==> flow/design.v <==
module apb_master #(
    parameter DATA_WD = 8,
    parameter ADDR_WD = 8
) (
    input                         clk,
    input                         rst_n,
    input [DATA_WD + ADDR_WD : 0] cmd_in,
    input                         cmd_vld,
    input [DATA_WD - 1 : 0]       prdata,
    input                         pready,
    output                        cmd_rdy,
    output                        psel,
    output                        penable,
    output                        pwrite,
    output [ADDR_WD - 1 : 0]      paddr,
    output [DATA_WD - 1 : 0]      pwdata,
    output                        read_vld,
    output [DATA_WD - 1 : 0]      read_data
);
localparam [1:0] IDLE = 2'b00;
localparam [1:0] SETUP = 2'b01;
localparam [1:0] ACCESS = 2'b11;
reg [1:0] state,next_state;
reg r_psel,r_penable;
assign psel = r_psel;
assign penable = r_penable;
reg [DATA_WD + ADDR_WD : 0] r_cmd_in;
wire cmd_fire;
assign cmd_fire = cmd_vld && cmd_rdy;
assign cmd_rdy = state == IDLE;
always @(posedge clk or negedge rst_n) begin
    if(!rst_n) begin
        state <= IDLE;
    end
    else begin
        state <= next_state;
    end
end
always @(*) begin
    case(state)
        IDLE: begin
            if(cmd_fire) begin
                next_state = SETUP;
            end
            else begin
                next_state = IDLE;
            end
        end
        SETUP: begin
            next_state = ACCESS;
        end
        ACCESS: begin
            if(pready) begin
                next_state = IDLE;
            end
            else begin
                next_state = ACCESS;
            end
        end
        default: begin
            next_state = IDLE;
        end
    endcase
end
always @(*) begin
    r_psel = 'b0;
    r_penable = 'b0;
    case(state)
        IDLE: begin
        end
        SETUP: begin
            r_psel = 1'b1;
        end
        ACCESS: begin
            r_psel = 1'b1;
            r_penable = 1'b1;
        end
        default: begin
        end
    endcase
end
always @(posedge clk or negedge rst_n) begin
    if(!rst_n) begin
        r_cmd_in <= 'b0;
    end
    else if(cmd_fire) begin
        r_cmd_in <= cmd_in;
    end
end
assign paddr  = r_cmd_in[DATA_WD + ADDR_WD - 1 : DATA_WD];
assign pwdata = r_cmd_in[DATA_WD - 1 : 0];
assign pwrite = r_cmd_in[DATA_WD + ADDR_WD];
assign read_data = prdata;
assign read_vld = ~pwrite && pready;
endmodule
module apb_slave #(
    parameter DATA_WD = 8,
    parameter ADDR_WD = 8 
) (
    input                    clk,
    input                    rst_n,
    input                    psel,
    input                    penable,
    input                    pwrite,
    input  [ADDR_WD - 1 : 0] paddr,
    input  [DATA_WD - 1 : 0] pwdata,
    output [DATA_WD - 1 : 0] prdata,
    output                   pready
);
localparam ADDR_MAX = (1 << ADDR_WD);
reg [DATA_WD - 1 : 0] mem [ADDR_MAX - 1 : 0];
localparam [1:0] IDLE = 2'b00;
localparam [1:0] SETUP = 2'b01;
localparam [1:0] ACCESS = 2'b11; 
reg [1:0] state,next_state;
wire apb_fire;
assign apb_fire = psel && penable && pready;
always @(posedge clk or negedge rst_n) begin
    if(!rst_n) begin
        state <= IDLE;
    end
    else begin
        state <= next_state;
    end
end
always @(*) begin
    case(state) 
        IDLE: begin
            if(psel) begin
                next_state = SETUP;
            end
            else begin
                next_state = IDLE;
            end
        end
        SETUP: begin
            next_state = ACCESS;
        end
        ACCESS: begin
            if(!pready) begin
                next_state = ACCESS;
            end
            else if(psel) begin
                next_state = SETUP;
            end
            else begin
                next_state = IDLE;
            end
        end
        default: begin
            next_state = IDLE;
        end
    endcase
end
reg r_pready;
assign pready = r_pready;
always @(*) begin
    case(state)
        IDLE: begin
            r_pready = 1'b0;            
        end 
        SETUP: begin
            r_pready = 1'b0;            
        end
        ACCESS: begin
            if(psel && penable) begin
                r_pready = 1'b1;
            end
            else begin
                r_pready = 1'b0;
            end
        end
        default: begin
            r_pready = 1'b0;
        end
    endcase
end
always @(posedge clk) begin
    if(apb_fire && pwrite) begin
        mem[paddr] <= pwdata;
    end
end
assign prdata = mem[paddr];
endmodule
module apb_top #(
    parameter DATA_WD = 8,
    parameter ADDR_WD = 8 
) (
    input                         clk,
    input                         rst_n,
    input [DATA_WD + ADDR_WD : 0] cmd_in,
    input                         cmd_vld,
    output                        cmd_rdy,
    output                        read_vld,
    output [DATA_WD - 1 : 0]      read_data
);
    wire psel,penable,pwrite,pready;
    wire [DATA_WD - 1 : 0] pwdata;
    wire [ADDR_WD - 1 : 0] paddr;
    wire [DATA_WD - 1 : 0] prdata;
   apb_master  #(
              .DATA_WD(DATA_WD),
              .ADDR_WD(ADDR_WD)
            )u_apb_master(
              .clk(clk),
              .rst_n(rst_n),
              .cmd_in(cmd_in),
              .cmd_vld(cmd_vld),
              .prdata(prdata),
              .pready(pready),
              .cmd_rdy(cmd_rdy),
              .psel(psel),
              .penable(penable),
              .pwrite(pwrite),
              .paddr(paddr),
              .pwdata(pwdata),
              .read_vld(read_vld),
              .read_data(read_data)
            );
   apb_slave  #(
             .DATA_WD(DATA_WD),
             .ADDR_WD(ADDR_WD)
           )u_apb_slave(
             .clk(clk),
             .rst_n(rst_n),
             .psel(psel),
             .penable(penable),
             .pwrite(pwrite),
             .paddr(paddr),
             .pwdata(pwdata),
             .prdata(prdata),
             .pready(pready)
           );
endmodule
### Reports on apb_top

The steps from the RTL of apb_top to its reports follow in flow order.
Line numbers count from 1 in the design file above.
Operators carry their Yosys type and port widths (W data, S select, Z words).
Cell names lack the library's common part.
A cell with n/a has no value.

* top module: apb_top
* clock: clk
* standard-cell library: sky130hd
* library corner: tt_025C_1v80

### Word-level counts

Yosys after proc, flatten, opt, wreduce and memory -nomap, before mapping. Enables and synchronous resets that opt folds into registers are not counted as muxes. Memory bits, and registers merged into a memory's read port (data or address), are not among the register bits. Print and check cells are not counted. Equal cells are merged and count once.
Memory sizes are those after Yosys's memory passes, which may raise the word count (mostly to a power of two), join words into wider ones and drop unused or constant bits.

* clocked read ports x word width: 0
* bits in read-only memories: 0
* bits of input ports: 20
* memories kept: 1
* cells after elaboration: 30
* bits in registers: 21
* bits in latches: 0
* RAM bits: 2048

* magnitude comparators: 0
* mux-type cells: 13
* $mul: 0
* equality and inequality tests: 4
* reductions and logical operators: 8
* bitwise gates (word level): 1
* $add $sub $neg: 0
* div/mod/pow operators: 0
* shift operators: 0

Memories
* u_apb_slave.mem: words 256, width 8, rd ports 1, write ports 1, line 111 `reg [DATA_WD - 1 : 0] mem [ADDR_MAX - 1 : 0];`

Operators with widths (number)
* $mux W8: 2
* $pmux W2 S3: 2
* $mux W1: 7
* $logic_and A1 B1 Y1: 5
* $eq A2 B1 Y1 const B: 2
* $eq A2 B2 Y1 const B: 2
* $logic_not A2 Y1: 2
* $mux W2: 2
* $reduce_or A2 Y1: 1
* $not A1 Y1: 1

### Logic depth

Longest topological path by Yosys (ltp), each cell counted once; first at word level (registers and memories cut), then after technology mapping (sequential cells cut; the memories' decode and read muxes count).

* word-level depth: 9
* ABC_AREA: 0
* gate-level depth with buffers: 9

### Synthesis result

Source: synth_stat.txt of the flow (Yosys; design flattened, memories mapped). It holds for the ABC_AREA given above (unset counts as 0); a run with the other value may have another netlist.
Totals and module areas in this step are rounded.

* synthesis area: 0.079 mm^2
* cell count: 3574
* flip-flop cells: 2071
* area of sequential cells: 0.0621 mm^2

Cell types
* edfxtp_1: number 2048, total area 6.15E+04 um^2
* mux4_2: number 512, total area 1.15E+04 um^2
* a22oi_1: number 256, total area 1.92E+03 um^2
* nor2_1: number 264, total area 990.95 um^2
* a21oi_1: number 129, total area 645.619 um^2
* clkbuf_1: number 151, total area 566.794 um^2
* dfrtp_1: number 21, total area 525.504 um^2
* o41ai_1: number 32, total area 280.269 um^2
* buf_2: number 39, total area 195.187 um^2
* mux2_2: number 16, total area 180.173 um^2
* nand2_1: number 32, total area 120.115 um^2
* buf_4: number 12, total area 90.086 um^2
* buf_6: number 8, total area 90.086 um^2
* buf_1: number 16, total area 60.058 um^2
* nand4_1: number 9, total area 56.304 um^2
* dfstp_2: number 2, total area 52.55 um^2
* nor2b_1: number 6, total area 37.536 um^2
* nand3_1: number 5, total area 25.024 um^2

Other cell types: 9; their cells: 16.
The figures by module come from a second, unflattened synthesis with its own total; it is not the netlist above.

* cell total of the unflattened synthesis: 3581
* area (unflattened synthesis): 0.079 mm^2

Each row is one instance without its submodules.

By module
* apb_slave: seq. area 0.0616 mm^2, cells 3526, area 0.0782 mm^2, times used 1
* apb_master: seq. area 0.000502 mm^2, cells 55, area 0.000851 mm^2, times used 1
* apb_top: seq. area 0 mm^2, cells 0, area 0 mm^2, times used 1

### Timing after synthesis

Path of least setup slack by OpenSTA after synthesis, without wires, with an ideal clock, recovery checks aside; 20% of the period is set as input and as output delay. Where synthesis merged equal registers, the netlist keeps one of their names.

* path kind: register to register
* start: reg u_apb_master.r_cmd_in[0]
* end: mem u_apb_slave.mem[0][0]
* required time: 5.197 ns
* buffers on the path: 0
* path delay: 3.982 ns
* path slack: 2.018 ns
* setup time: 0.803 ns
* data arrival time: 3.179 ns
* driving pins on the path: 1
* period: 6.0 ns
* period reached after synthesis: 3.982 ns

"path delay" = arrival - input delay + setup time.
"driving pins on the path": output pins that drive a net of the path, with the launching flip-flop's if there is one; two outputs of one cell count as two.
"period reached after synthesis" is the clock period less the worst setup slack; recovery checks do not enter. This is arithmetic on one report: input and output delays are still those of the set period (20% each).
The rows between start and end are the longest chain of elaborated cells between them; the timing report does not say that the signal goes this way. Where chains are equally long, one stands for them.
Each line given opens the expression or statement behind the cell; cells for indexed reads and writes are added by Yosys, which also makes memories of some case tables.

* path through: dfrtp_1
* cells in the longest elaborated chain: 1
* elaborated cells on any way between the ends: 1
* RTL lines with such cells: 1
* classes of those cells: 1 x mux

Ends and longest elaborated chain, after synthesis
* start: declaration: line 27 `reg [DATA_WD + ADDR_WD : 0] r_cmd_in;`
* start: assignment: line 84 `r_cmd_in <= 'b0;`
* start: assignment: line 87 `r_cmd_in <= cmd_in;`
* $mux W8: line 179 `if(apb_fire && pwrite) begin`
* end: declaration: line 111 `reg [DATA_WD - 1 : 0] mem [ADDR_MAX - 1 : 0];`

### Path in the finished layout

Path of least setup slack in the final report of stored run 1 (OpenROAD, finished layout, wires in). Where an end is a register, its clock arrival counts in the times.

* path kind: register to output
* start: reg u_apb_master.r_cmd_in[10]
* end: out read_data[2]
* driving pins on the path: 9
* buffers on the path: 3
* path slack: 1.50 ns
* period: 8.68 ns
* data arrival time: 5.45 ns
* required time: 6.94 ns
* external output delay: 1.74 ns

The rows between start and end are the longest chain of elaborated cells between them; the timing report does not say that the signal goes this way. Where chains are equally long, one stands for them.
The chain passes a memory read, where the word-level depth is cut; so it can be longer than that depth.

* path through: dfrtp_1 > nor2_4 > clkbuf_2 > clkbuf_1 > a22oi_1 > a21oi_2 > o41ai_2 > nand4_1 > clkdlybuf4s50_1
* cells in the longest elaborated chain: 1
* elaborated cells on any way between the ends: 1
* RTL lines with such cells: 1
* classes of those cells: 1 x memory

Ends and longest elaborated chain, after layout
* start: declaration: line 27 `reg [DATA_WD + ADDR_WD : 0] r_cmd_in;`
* start: assignment: line 84 `r_cmd_in <= 'b0;`
* start: assignment: line 87 `r_cmd_in <= cmd_in;`
* $mem_v2 Z256 W8: line 111 `reg [DATA_WD - 1 : 0] mem [ADDR_MAX - 1 : 0];`
* end: declaration: line 195 `output [DATA_WD - 1 : 0]      read_data`

## Implementation results

Measured data: module apb_top, platform sky130hd, 5 stored runs of the flow under differing settings, order arbitrary. Input and output delays are each 20% of the period that was set; the output load is 0.01 pF.
"period achieved" is the run's clock period less its worst setup slack. It is reckoned from that one timing run; input and output delays stay at 20% of the period that was set.
By "time on the worst setup path" is meant the share of the clock period that the worst setup path is allowed (20% is reserved at inputs, 20% at outputs), minus its slack. Clock arrival times at its registers enter into it.
"total design power" is the tool's figure for a default switching activity; nothing was simulated.
The measured numbers are rounded.

### Stored run 1

Settings: `CORE_ASPECT_RATIO=1.13`, `CORE_UTILIZATION=65`, `GPL_TIMING_DRIVEN=0`, `MAX_ROUTING_LAYER=met4`, `MIN_ROUTING_LAYER=met2`, `PLACE_DENSITY_LB_ADDON=0.26`, `SETUP_SLACK_MARGIN=1.79`, `SLEW_MARGIN=15`, `TNS_END_PERCENT=70`, `period_ns=8.68`, `CAP_MARGIN=20`, `CORE_MARGIN=2`

- Cell area after synthesis: 0.079 mm^2
- Die size: 0.124 mm^2
- Standard-cell area after layout: 0.0893 mm^2
- Post-layout utilization: 74.3 %
- Worst setup slack after layout: 1.50 ns
- Setup total negative slack: 0.000 ns
- Total design power: 22,300 µW
- Period achieved: 7.183 ns
- Time on the worst setup path: 5.45 ns
- Type of the worst setup path: register to output

### Stored run 2

Settings: `CORE_UTILIZATION=45`, `PLACE_DENSITY=0.6`, `period_ns=8.91`, `CAP_MARGIN=20`, `CORE_MARGIN=2`, `SLEW_MARGIN=20`

- Cell area after synthesis: 0.079 mm^2
- Die size: 0.179 mm^2
- Standard-cell area after layout: 0.0886 mm^2
- Post-layout utilization: 50.9 %
- Worst setup slack after layout: 1.42 ns
- Setup total negative slack: 0.000 ns
- Total design power: 21,100 µW
- Period achieved: 7.490 ns
- Time on the worst setup path: 5.71 ns
- Type of the worst setup path: register to output

### Stored run 3

Settings: `CORE_UTILIZATION=24`, `PLACE_DENSITY=0.6`, `period_ns=5.96`, `CAP_MARGIN=20`, `CORE_MARGIN=2`, `SLEW_MARGIN=20`

- Cell area after synthesis: 0.079 mm^2
- Die size: 0.334 mm^2
- Standard-cell area after layout: 0.092 mm^2
- Post-layout utilization: 28.1 %
- Worst setup slack after layout: 0.096 ns
- Setup total negative slack: 0.000 ns
- Total design power: 31,900 µW
- Period achieved: 5.864 ns
- Time on the worst setup path: 4.67 ns
- Type of the worst setup path: register to output

### Stored run 4

Settings: `CORE_UTILIZATION=45`, `PLACE_DENSITY=0.6`, `period_ns=5.96`, `CAP_MARGIN=20`, `CORE_MARGIN=2`, `SLEW_MARGIN=20`

- Cell area after synthesis: 0.079 mm^2
- Die size: 0.179 mm^2
- Standard-cell area after layout: 0.0893 mm^2
- Post-layout utilization: 51.3 %
- Worst setup slack after layout: 0.021 ns
- Setup total negative slack: 0.000 ns
- Total design power: 31,600 µW
- Period achieved: 5.939 ns
- Time on the worst setup path: 4.75 ns
- Type of the worst setup path: register to output

### Stored run 5

Settings: `ABC_AREA=1`, `CAP_MARGIN=15`, `CELL_PAD_IN_SITES_DETAIL_PLACEMENT=0`, `CORE_ASPECT_RATIO=1.51`, `CORE_MARGIN=3`, `CORE_UTILIZATION=40`, `CTS_CLUSTER_SIZE=13`, `GPL_ROUTABILITY_DRIVEN=0`, `GPL_TIMING_DRIVEN=1`, `HOLD_SLACK_MARGIN=0.1`, `MAX_ROUTING_LAYER=met4`, `period_ns=3.59`, `SLEW_MARGIN=20`

- Cell area after synthesis: 0.0853 mm^2
- Die size: 0.219 mm^2
- Standard-cell area after layout: 0.1 mm^2
- Post-layout utilization: 47.4 %
- Worst setup slack after layout: -0.681 ns
- Setup total negative slack: -4.97 ns
- Total design power: 55,500 µW
- Period achieved: 4.271 ns
- Time on the worst setup path: 3.55 ns
- Type of the worst setup path: register to output
